==> flow/design.v <==
`timescale 1ns / 1ps
module IR(
	input[15:0] instr, 
	output[7:0] sub_instr,
	output[3:0] DR,
	output[3:0] SA,
	output[3:0] SB
   );
	assign sub_instr = instr[15:8];
	assign DR = instr[11:8];
	assign SA = instr[7:4];
	assign SB = instr[3:0];
endmodule
`timescale 1ns / 1ps
module Mux_8_4(
	input sel,
	input[3:0] D_in0, D_in1,
	output reg[3:0] D_out
	);
	always @ (sel, D_in0, D_in1) begin
		case(sel)
			1'b0:
				D_out <= D_in0;			
			1'b1:
				D_out <= D_in1;			
			default:
				D_out <= D_in0;
		endcase		
	end
endmodule
`timescale 1ns / 1ps
module Mux_32_16(
	input sel,
	input[15:0] D_in0, D_in1,
	output reg[15:0] D_out
	);
	always @ (sel, D_in0, D_in1) begin
		case(sel)
			1'b0:
				D_out <= D_in0;			
			1'b1:
				D_out <= D_in1;			
			default:
				D_out <= D_in0;
		endcase		
	end
endmodule
`timescale 1ns / 1ps
module Mux_48_16(
	input[1:0] sel,
	input[15:0] D_in0, D_in1, D_in2,
	output reg[15:0] D_out
	);
	always @ (sel, D_in0, D_in1, D_in2) begin
		case(sel)
			2'b00:
				D_out <= D_in0;			
			2'b01:
				D_out <= D_in1;			
			2'b10:
				D_out <= D_in2;
			default:
				D_out <= D_in0;
		endcase		
	end
endmodule
`timescale 1ns / 1ps
module ALU(
	input[15:0] A, B,
	input[3:0] sel,
	output reg V, C, N, Z,
	output reg[15:0] res
   );
	always @(*) begin
		C = 0;
		V = 0;
		case(sel)
			4'b0000: begin
				res = A + B;
				if (~(A[15] ^ B[15]) & (res[15] ^ A[15]))
					C = 1;
				else
					C = 0;
			end
			4'b0001: begin
				res = A - B;
				if (~(A[15] ^ B[15]) & (res[15] ^ A[15]))  
					V = 1;  
				else
					V = 0;
			end
			4'b0010:
				res = A & B;
			4'b0011:
				res = A | B;
			4'b0100:
				res = A ^ B;
			4'b0101:
				res = ~A;
			4'b0110:
				res = A << 1;
			4'b0111:
				res = A >> 1;
			default:
				res = A;
		endcase
		if (res == 0)
			Z = 1;
		else
			Z = 0;
		if (res[15] == 1)
			N = 1;
		else
			N = 0;
	end
endmodule
`timescale 1ns / 1ps
module Reg_File( 
    input clk, reset,
    input RW,
    input [3:0] AA, BA, DA,
	 input [15:0] D,
    output [15:0] A,
    output [15:0] B
    );
	integer i;
	reg[15:0] file[15:0];
	always @ (posedge clk) begin
	   if (reset) begin
        for (i = 0; i < 16; i = i + 1)
            file[i] <= 0;
		end
		else begin
			if (RW)
				file[DA] <= D;
			else
				file[DA] <= file[DA];
		end
	end
	assign A = file[AA];
	assign B = file[BA];
endmodule
`timescale 1ns / 1ps
module PC(
	input clk, reset,
	input[1:0] PS,
	input[15:0] bus_A,
	input[5:0] extend,
	output reg[5:0] out
	);
	always @ (posedge clk) begin
		if (reset)
			out = 6'b0;
		else begin
			case(PS)
				2'b00:
					out = out;
				2'b01:
					out = out + 1'b1;
				2'b10:
					out = out + extend;
				2'b11:
					out = bus_A[5:0];
				default:
					out = out;
			endcase
		end
	end
endmodule
`timescale 1ns / 1ps
module Control_Logic(
	input state,
	input[7:0] instr,
	input V, C, N, Z,  
	output reg NS, MW, RW, MD, ROM_enable, ASEL, enable_ram_read,
	output reg[1:0] PS, MB,
	output [3:0] FS
   );
	assign FS = instr[7:4];
	always @ (*) begin
		case (instr[7:4])
			4'b0000: begin
				NS <= 0;
				MW <= 0;
				RW <= 1;
				MD <= 0;
				PS <= 2'b01;
				MB <= 2'b00;
				ROM_enable <= 1;
				ASEL <= 0;
				enable_ram_read <= 0;
			end
			4'b0001: begin
				NS <= 0;
				MW <= 0;
				RW <= 1;
				MD <= 0;
				PS <= 2'b01;
				MB <= 2'b00;
				ROM_enable <= 1;
				ASEL <= 0;
				enable_ram_read <= 0;
			end
			4'b0010: begin
				NS <= 0;
				MW <= 0;
				RW <= 1;
				MD <= 0;
				PS <= 2'b01;
				MB <= 2'b00;
				ROM_enable <= 1;
				ASEL <= 0;
				enable_ram_read <= 0;
			end
			4'b0011: begin
				NS <= 0;
				MW <= 0;
				RW <= 1;
				MD <= 0;
				PS <= 2'b01;
				MB <= 2'b00;
				ROM_enable <= 1;
				ASEL <= 0;
				enable_ram_read <= 0;
			end
			4'b0100: begin
				NS <= 0;
				MW <= 0;
				RW <= 1;
				MD <= 0;
				PS <= 2'b01;
				MB <= 2'b00;
				ROM_enable <= 1;
				ASEL <= 0;
				enable_ram_read <= 0;
			end
			4'b0101: begin
				NS <= 0;
				MW <= 0;
				RW <= 1;
				MD <= 0;
				PS <= 2'b01;
				MB <= 2'b00;
				ROM_enable <= 1;
				ASEL <= 0;
				enable_ram_read <= 0;
			end
			4'b0110: begin
				NS <= 0;
				MW <= 0;
				RW <= 1;
				MD <= 0;
				PS <= 2'b01;
				MB <= 2'b00;
				ROM_enable <= 1;
				ASEL <= 0;
				enable_ram_read <= 0;
			end
			4'b0111: begin
				NS <= 0;
				MW <= 0;
				RW <= 1;
				MD <= 0;
				PS <= 2'b01;
				MB <= 2'b00;
				ROM_enable <= 1;
				ASEL <= 0;
				enable_ram_read <= 0;
			end
			4'b1000: begin
				NS <= 0;
				MW <= 0;
				RW <= 1;
				MD <= 0;
				PS <= 2'b01;
				MB <= 2'b01;
				ROM_enable <= 1;
				ASEL <= 0;
				enable_ram_read <= 0;
			end
			4'b1001: begin
				NS <= 0;
				MW <= 0;
				RW <= 1;
				MD <= 1;
				PS <= 2'b01;
				MB <= 2'b00;
				ROM_enable <= 1;
				ASEL <= 0;
				enable_ram_read <= 0;
			end
			4'b1010: begin
				NS <= 0;
				MW <= 1;
				RW <= 0;
				MD <= 1'b0;
				PS <= 2'b01;
				MB <= 2'b00;
				ROM_enable <= 1;
				ASEL <= 0;
				enable_ram_read <= 0;
			end
			4'b1011: begin
				if (state == 0) begin
					NS <= 1;
					MW <= 0;
					RW <= 0;
					MD <= 1'b0;
					if (Z)
						PS <= 2'b10;
					else
						PS <= 2'b00;
					MB <= 2'b00;
					ROM_enable <= 0;
					ASEL <= 1;
					enable_ram_read <= 0;
				end
				else begin
					NS <= 0;
					MW <= 0;
					RW <= 0;
					MD <= 1'b0;
					PS <= 2'b01;
					MB <= 2'b00;
					ROM_enable <= 1;
					ASEL <= 0;
					enable_ram_read <= 0;
				end
			end
			4'b1100: begin
				if (state == 0) begin
					NS <= 1;
					MW <= 0;
					RW <= 0;
					MD <= 1'b0;
					if (Z)
						PS <= 2'b00;
					else
						PS <= 2'b10;
					MB <= 2'b00;
					ROM_enable <= 0;
					ASEL <= 1;
					enable_ram_read <= 0;
				end
				else begin
					NS <= 0;
					MW <= 0;
					RW <= 0;
					MD <= 1'b0;
					PS <= 2'b01;
					MB <= 2'b00;
					ROM_enable <= 1;
					ASEL <= 0;
					enable_ram_read <= 0;
				end
			end
			4'b1101: begin
				if (state == 0) begin
					NS <= 1;
					MW <= 0;
					RW <= 1;
					MD <= 1'b0;
					PS <= 2'b10;
					MB <= 2'b10;
					ROM_enable <= 0;
					ASEL <= 0;
					enable_ram_read <= 0;
				end
				else begin
					NS <= 0;
					MW <= 0;
					RW <= 0;
					MD <= 1'b0;
					PS <= 2'b01;
					MB <= 2'b00;
					ROM_enable <= 1;
					ASEL <= 0;
					enable_ram_read <= 0;
				end
			end
			4'b1110: begin
				if (state == 0) begin
					NS <= 1;
					MW <= 0;
					RW <= 0;
					MD <= 1'b0;
					PS <= 2'b10;
					MB <= 2'b00;
					ROM_enable <= 0;
					ASEL <= 0;
					enable_ram_read <= 0;
				end
				else begin
					NS <= 0;
					MW <= 0;
					RW <= 0;
					MD <= 1'b0;
					PS <= 2'b01;
					MB <= 2'b00;
					ROM_enable <= 1;
					ASEL <= 0;
					enable_ram_read <= 0;
				end
			end
			4'b1111: begin  
				if (instr[3:0] == 0) begin
					if (state == 0) begin
						NS <= 1;
						MW <= 0;
						RW <= 0;
						MD <= 1'b0;
						PS <= 2'b11;
						MB <= 2'b00;
						ROM_enable <= 0;
						ASEL <= 0;
						enable_ram_read <= 0;
					end
					else begin
						NS <= 0;
						MW <= 0;
						RW <= 0;
						MD <= 1'b0;
						PS <= 2'b01;
						MB <= 2'b00;
						ROM_enable <= 1;
						ASEL <= 0;
						enable_ram_read <= 0;
					end
				end
				else begin
					NS <= 0;
					MW <= 0;
					RW <= 0;
					MD <= 1'b0;
					PS <= 2'b00;
					MB <= 2'b00;
					ROM_enable <= 0;
					ASEL <= 0;
					enable_ram_read <= 1;
				end
			end
			default: begin
				NS <= 0;
				MW <= 0;
				RW <= 0;
				MD <= 0;
				PS <= 2'b00;
				MB <= 2'b00;
				ROM_enable <= 0;
				ASEL <= 0;
				enable_ram_read <= 0;
			end
		endcase
	end
endmodule
`timescale 1ns / 1ps
module Controller(
	input clk, V, C, N , Z, reset,
	input[15:0] bus_A, ROM_data,
	output MD, RW, MW, ROM_enable, ASEL, enable_ram_read,
	output[1:0] MB,
	output[3:0] FS, DR, SA, SB,
	output[5:0] PC,
	output[15:0] imdt
   );
	wire[1:0] PS_wire;
	wire[7:0] sub_instr_wire;
	wire[3:0] SA_wire, SB_wire;
	wire[5:0] SA_SB_wire;
	wire state_reg_wire_in;
	wire state_reg_wire_out;
	assign SA_SB_wire[3:0] = SB_wire;
	assign SA_SB_wire[5:4] = SA_wire[1:0];
	assign imdt[15:8] = 8'b0;
	assign imdt[7:4] = SA_wire;
	assign imdt[3:0] = SB_wire;
	assign SA = SA_wire;
	assign SB = SB_wire;
	PC PC0(.clk (clk), .reset (reset), .PS (PS_wire), .bus_A (bus_A), .extend (SA_SB_wire), .out (PC));
	IR IR0(.instr (ROM_data), .sub_instr (sub_instr_wire), .DR (DR), .SA (SA_wire), .SB (SB_wire));
	Control_Logic Control_Logic0(.state (state_reg_wire_out), .instr (sub_instr_wire), .V (V), .C (C),
	.N (N), .Z (Z), .NS (state_reg_wire_in), .MW (MW), .RW (RW), .MD (MD), .PS (PS_wire), .MB (MB),
	.FS (FS), .ROM_enable (ROM_enable), .ASEL (ASEL), .enable_ram_read (enable_ram_read));
	reg state_reg;
	assign state_reg_wire_out = state_reg;
	always @ (posedge clk) begin
		if (reset)
			state_reg <= 1'b0;
		else
			state_reg <= state_reg_wire_in;
	end
endmodule
`timescale 1ns / 1ps
module Datapath(
	input clk, MD, RW, reset, ASEL,
	input[1:0] MB,
	input[3:0] FS, SA, DR, BA,
	input[5:0] PC,
	input[15:0] imdt, RAM_data_out,
	output V, C, N, Z,
	output[15:0] A_out, B_out
	);
	wire[3:0] AA_wire;
	wire[15:0] bus_A, bus_B, F_out, Mux_D_Mux_B_wire, File_D_in_wire, PC_zeroed;
	assign A_out = bus_A;
	assign B_out = bus_B;
	assign PC_zeroed[15:6] = 10'b0;
	assign PC_zeroed[5:0] = PC;
	ALU ALU0 (.A (bus_A), .B (bus_B), .sel (FS), .V (V), .C (C), .N (N), .Z (Z), .res (F_out));
	Reg_File Reg_File0 (.clk (clk), .reset (reset), .RW (RW), .AA (AA_wire), .BA (BA), .DA (DR), .D (File_D_in_wire), .A (bus_A), .B (bus_B));
	Mux_8_4 Mux_A (.sel (ASEL), .D_in0 (SA), .D_in1 (DR), .D_out (AA_wire));
	Mux_32_16 Mux_D (.sel (MD), .D_in0 (F_out), .D_in1 (RAM_data_out), .D_out (Mux_D_Mux_B_wire));
	Mux_48_16 Mux_B (.sel (MB), .D_in0 (Mux_D_Mux_B_wire), .D_in1 (imdt), .D_in2 (PC_zeroed), .D_out (File_D_in_wire));
endmodule
`timescale 1ns / 1ps
module CPU_16_Bit_RISC(
    input clk, reset,  
	 input[15:0] data_from_rom,  
	 output enable_to_rom, write_enable_to_ram, read_enable_to_ram, enable_ram_read, 
	 output[5:0] address_to_rom, address_to_ram,
	 output[15:0] data_ram_out,
	 input[15:0] data_ram_in,
	 input btn_press	
	 );
	wire V, C, N, Z , MD, RW, MW, ASEL;
	wire[1:0] MB;
	wire[3:0] FS, DR, SA, SB;
	wire[5:0] PC_out;
	wire[15:0] bus_A, ROM_data, imdt;
	Controller Controller0(.clk (clk), .V (V), .C (C), .N (N), .Z (Z), .bus_A (bus_A), 
	.ROM_data (data_from_rom), .MD (MD), .RW (RW), .MW (MW), .MB (MB), .FS (FS), .DR (DR), .SA (SA),
	.SB (SB), .reset (reset), .PC (PC_out), .imdt (imdt), .ROM_enable (enable_to_rom), .ASEL (ASEL), .enable_ram_read(enable_ram_read));
	Datapath Datapath0 (.clk (clk), .reset (reset), .MD (MD), .MB (MB), .RW (RW), .FS (FS), .SA (SA), .DR (DR), .BA (SB), 
	.PC (PC_out), .imdt (imdt), .RAM_data_out (data_ram_in), .V (V), .C (C), .N (N), .Z (Z),
	.A_out (bus_A), .B_out (data_ram_out), .ASEL (ASEL));
	assign write_enable_to_ram = MW;
	assign read_enable_to_ram = ~MW;
	assign address_to_rom = PC_out;
	assign address_to_ram = bus_A[5:0];
endmodule
## From RTL to reports: CPU_16_Bit_RISC

What the tools print for CPU_16_Bit_RISC, step after step.
Lines are those of the file above, counted from 1.
Operators: Yosys type, input widths -> output width; for muxes data width and select width s.
Cell names lack the library's common part.
The mark -- stands for no value.

- Design top: CPU_16_Bit_RISC
- Clock input: clk
- Library: sky130hd
- Corner: tt_025C_1v80

## Elaborated design

Yosys after proc, flatten, opt, wreduce and memory -nomap, before mapping. Memory bits, and registers merged into a memory's read port (data or address), are not among the register bits. Print and check cells are not counted. Equal cells are merged and count once.
Yosys's memory passes give these memory sizes; they may raise the number of words (mostly to a power of two), join words into wider ones and drop unused or constant bits.

- Bits in registers: 7
- RAM bits: 256
- Memory cells: 1
- Input port bits: 35
- Output and inout port bits: 32
- Cells after elaboration: 90

Memories:

| name | words | bits a word | line | text |
|---|---|---|---|---|
| Datapath0.Reg_File0.file | 16 | 16 | 127 | `reg[15:0] file[15:0];` |

- Add/sub/neg operators: 4
- Eq/ne operators: 21
- Muxes and demuxes: 38
- Bitwise gates (word level): 8
- Reduce/logical cells: 16

Operators by type and width:

| cell | count |
|---|---|
| $pmux 16 s8 | 1 |
| $mux 16 | 5 |
| $pmux 16 s2 | 2 |
| $reduce_or 15->1 | 3 |
| $eq 4x4->1 const B | 8 |
| $reduce_or 14->1 | 2 |
| $pmux 6 s3 | 1 |
| $add 16x16->16 | 1 |
| $sub 16x16->16 | 1 |
| $and 16x16->16 | 1 |
| $or 16x16->16 | 1 |
| $xor 16x16->16 | 1 |
| $not 16->16 | 1 |
| $logic_not 16->1 | 1 |
| $eq 4x3->1 const B | 4 |
| $mux 2 | 8 |
| $reduce_or 11->1 | 1 |
| $mux 1 | 11 |
| $reduce_or 10->1 | 1 |
| $pmux 2 s5 | 1 |
| $pmux 1 s3 | 3 |
| $eq 4x2->1 const B | 2 |
| $logic_not 4->1 | 2 |
| $pmux 4 s2 | 1 |
| $pmux 1 s2 | 4 |
| $eq 2x2->1 const B | 3 |
| $add 6x1->6 const B | 1 |
| $add 6x6->6 | 1 |

Other operator kinds: 11; their cells: 15.

## Depth

Yosys ltp: most cells in a row. Word level: on the elaborated netlist, between registers, memories and ports. Mapped: between sequential cells and ports; inverters and the memories' decode and read muxes count.

- Depth after elaboration: 9
- ABC_AREA: 1
- Gate-level depth with buffers: 53
- Gate-level depth less buffers: 51

## Netlist

Yosys stat after the flow's synthesis: flattened, memories mapped to cells. It holds for the ABC_AREA given above (unset counts as 0); a run with the other value may have another netlist.

Cell types:

| type | count | area in all (µm²) |
|---|---|---|
| edfxtp_1 | 256 | 7.69E+03 |
| nand2_1 | 588 | 2.21E+03 |
| nand3_1 | 369 | 1.85E+03 |
| nor2_1 | 330 | 1.24E+03 |
| inv_1 | 285 | 1.07E+03 |
| ha_1 | 54 | 675.648 |
| a21oi_1 | 102 | 510.49 |
| o21ai_0 | 97 | 485.466 |
| o211ai_1 | 60 | 450.432 |
| clkbuf_1 | 75 | 281.52 |
| buf_2 | 39 | 195.187 |
| dfxtp_1 | 7 | 140.134 |
| buf_6 | 12 | 135.13 |
| xor2_1 | 15 | 131.376 |
| buf_4 | 12 | 90.086 |
| a211oi_1 | 10 | 75.072 |
| nand2_4 | 6 | 67.565 |
| nand2_2 | 10 | 62.56 |

Other cell types: 29; their cells: 93.

- Cells in the netlist: 2420
- Chip area (Yosys): 18009.8 µm²
- Sequential part of the area: 7827.5 µm²
- Flip-flops: 263

## Timing after synthesis

Source: OpenSTA report_checks on the synthesized netlist (no wires, ideal clock, input and output delay 20% of the period each), path of least setup slack; recovery checks are left aside. Register names are those of the netlist, which keeps one name where synthesis merged equal registers.

- Path type: input to register
- From: input data_from_rom[1]
- To: register Controller0.PC0.out[4]
- Clock period: 10000 ps
- Input delay: 2000 ps
- Launch time at the first pin: 2000 ps
- Data arrival time: 7019 ps
- Data required time: 9883 ps
- Setup slack: 2864 ps
- Path delay: 5136 ps
- Driving pins on the path: 42
- Period reached after synthesis: 7136 ps

"path delay" is the arrival time less input delay plus setup time.
"driving pins on the path" counts driving pins, that of a launching flip-flop among them; a cell with two outputs on the path counts twice.
"period reached after synthesis" is the clock period less the worst setup slack; recovery checks do not enter. This is arithmetic on one report: input and output delays are still those of the set period (20% each).
Between the ends stands the longest chain of elaborated cells between them, by number of cells; it is not shown to be the way that was timed. Of several equally long chains one is given.
A line is the first line of the expression or statement that the cell stems from. Yosys adds cells for indexed reads and writes and turns some case tables into memories.
A memory read counts as a cell of the chain, while the word-level depth stops at memories.
A register here has more assigning lines than the two given.

- Cell sequence: buf_2 inv_2 clkbuf_1 nor2_1 o21ai_0 nand3_1 nand3_1 nand2_1 inv_1 ha_1 nand2_1 nor2_1 a31oi_1 xor2_1 ha_1 nand2_1 o21ai_0 nand3b_1 [6 not listed] nand2_1 nor2_1 nand2_1 nor2_1 nand3_1 nand3_2 nand2_2 nor2_1 inv_1 nor2_2 inv_1 fa_1 or2_2 nand2_1 a21oi_1 xor2_1 a21oi_1 nor2_1
- Length of the longest elaborated chain: 10
- Elaborated cells between the ends (all ways): 20
- Source lines of those cells: 15
- Classes of those cells: 3 x add/sub; 3 x eq/ne; 8 x mux; 3 x logic; 2 x reduce/logical; 1 x memory

Ends and longest elaborated chain, post-synthesis:

| item | line | text |
|---|---|---|
| start, declared | 518 | `input[15:0] data_from_rom,` |
| $mem_v2 16x16 | 127 | `reg[15:0] file[15:0];` |
| $sub 16x16->16 | 86 | `res = A - B;` |
| $pmux 16 s8 | 77 | `case(sel)` |
| $logic_not 16->1 | 107 | `if (res == 0)` |
| $mux 1 | 107 |  |
| $mux 2 | 336 | `if (Z)` |
| $mux 2 | 331 | `if (state == 0) begin` |
| $pmux 2 s5 | 181 | `case (instr[7:4])` |
| $eq 2x2->1 | 155 | `case(PS)` |
| $pmux 6 s3 | 155 |  |
| end, assigned | 157 | `out = out;` |
| end, assigned | 159 | `out = out + 1'b1;` |
| end, declared | 149 | `output reg[5:0] out` |

## Worst path after layout

From the final timing report of run A: the path of least setup slack in the routed layout; clock arrival at registers is part of the times.
The report prints the path's times to 10 ps; the period is as set.

- Path type: input to register
- From: input data_from_rom[15]
- To: register Controller0.PC0.out[5]
- Clock period: 10000 ps
- Input delay: 2000 ps
- Launch time at the first pin: 2000 ps
- Data arrival time: 9430 ps
- Data required time: 10510 ps
- Setup slack: 1080 ps
- Driving pins on the path: 45

Between the ends stands the longest chain of elaborated cells between them, by number of cells; it is not shown to be the way that was timed. Of several equally long chains one is given.
A memory read counts as a cell of the chain, while the word-level depth stops at memories.
A register here has more assigning lines than the two given.

- Cell sequence: clkdlybuf4s50_1 inv_2 nor2_2 nand2_1 nand2_4 nand2_8 o21ai_4 buf_4 nand3_1 nand3_1 nand3_1 nand2_1 ha_1 a21oi_1 nor2_1 a211oi_1 nand3_1 nand2_1 [9 not listed] nand2_1 nand3_2 nand2_2 nor2_1 inv_1 nor2_2 ha_1 a21oi_1 nor2_1 nor2_1 nor2_1 nor2_1 o21bai_1 xor2_1 nand4_1 nand3_1 nand2_1 a21oi_1
- Length of the longest elaborated chain: 15
- Elaborated cells between the ends (all ways): 43
- Classes of those cells: 2 x add/sub; 18 x eq/ne; 10 x mux; 5 x logic; 7 x reduce/logical; 1 x memory

Ends and longest elaborated chain, after layout:

| item | line | text |
|---|---|---|
| start, declared | 518 | `input[15:0] data_from_rom,` |
| $eq 4x4->1 | 181 | `case (instr[7:4])` |
| $reduce_or 14->1 | -- |  |
| $pmux 1 s2 | 181 |  |
| $not 1->1 | 21 | `case(sel)` |
| $pmux 4 s2 | 21 |  |
| $mem_v2 16x16 | 127 | `reg[15:0] file[15:0];` |
| $sub 16x16->16 | 86 | `res = A - B;` |
| $pmux 16 s8 | 77 | `case(sel)` |
| $logic_not 16->1 | 107 | `if (res == 0)` |
| $mux 1 | 107 |  |
| $mux 2 | 336 | `if (Z)` |
| $mux 2 | 331 | `if (state == 0) begin` |
| $pmux 2 s5 | 181 |  |
| $eq 2x2->1 | 155 | `case(PS)` |
| $pmux 6 s3 | 155 |  |
| end, assigned | 157 | `out = out;` |
| end, assigned | 159 | `out = out + 1'b1;` |
| end, declared | 149 | `output reg[5:0] out` |

--- measured runs ---
Design CPU_16_Bit_RISC on sky130hd. What follows are 3 stored runs of the flow, each under its own settings; their order means nothing. The constraints put input and output delay at 20% of the set period each and load the outputs with 0.01 pF.
"reached clock period" is the run's clock period less its worst setup slack. It is reckoned from that one timing run; input and output delays stay at 20% of the period that was set.
By "allowed time less slack (worst setup path)" is meant the share of the clock period that the worst setup path is allowed (20% is reserved at inputs, 20% at outputs), minus its slack. Clock arrival times at its registers enter into it.
"total power after layout" rests on the timing tool's default activity at the inputs, not on a simulated workload.
"allowed time less slack (worst setup path)" is known to 10 ps.
A setting shown as . is not set for that run.

| setting or result | run A | run B | run C |
|---|---|---|---|
| ABC_AREA | 1 | . | . |
| CORE_MARGIN | 5 | 2 | 2 |
| period_ns | 10.0 | 12.1 | 9.85 |
| CAP_MARGIN | 20 | 20 | 20 |
| CORE_UTILIZATION | 40 | 40 | 61 |
| SLEW_MARGIN | 20 | 20 | 20 |
| CTS_CLUSTER_DIAMETER | . | 263 | . |
| CTS_CLUSTER_SIZE | . | 79 | . |
| GPL_TIMING_DRIVEN | . | 0 | . |
| MIN_ROUTING_LAYER | . | met2 | . |
| PLACE_DENSITY_LB_ADDON | . | 0.19 | . |
| TNS_END_PERCENT | . | 45 | . |
| synthesized cell area (µm²) | 18009.8 | 17673.2 | 17673.2 |
| total power after layout (µW) | 3184 | 2381 | 3375 |
| allowed time less slack (worst setup path) (ps) | 6920 | 9440 | 7550 |
| critical path kind | input to register | input to register | input to register |
| standard-cell area of the final layout (µm²) | 20146.8 | 19646.3 | 21292.9 |
| smallest setup slack (ps) | 1080 | 242 | 327 |
| die footprint (µm²) | 49368.4 | 45879.5 | 30349.1 |
| post-route setup TNS (ps) | 0 | 0 | 0 |
| utilization after routing | 0.454 | 0.447 | 0.744 |
| lowest hold slack (ps) | 465 | 597 | 536 |
| reached clock period (ps) | 8920 | 11858 | 9523 |
--- end ---
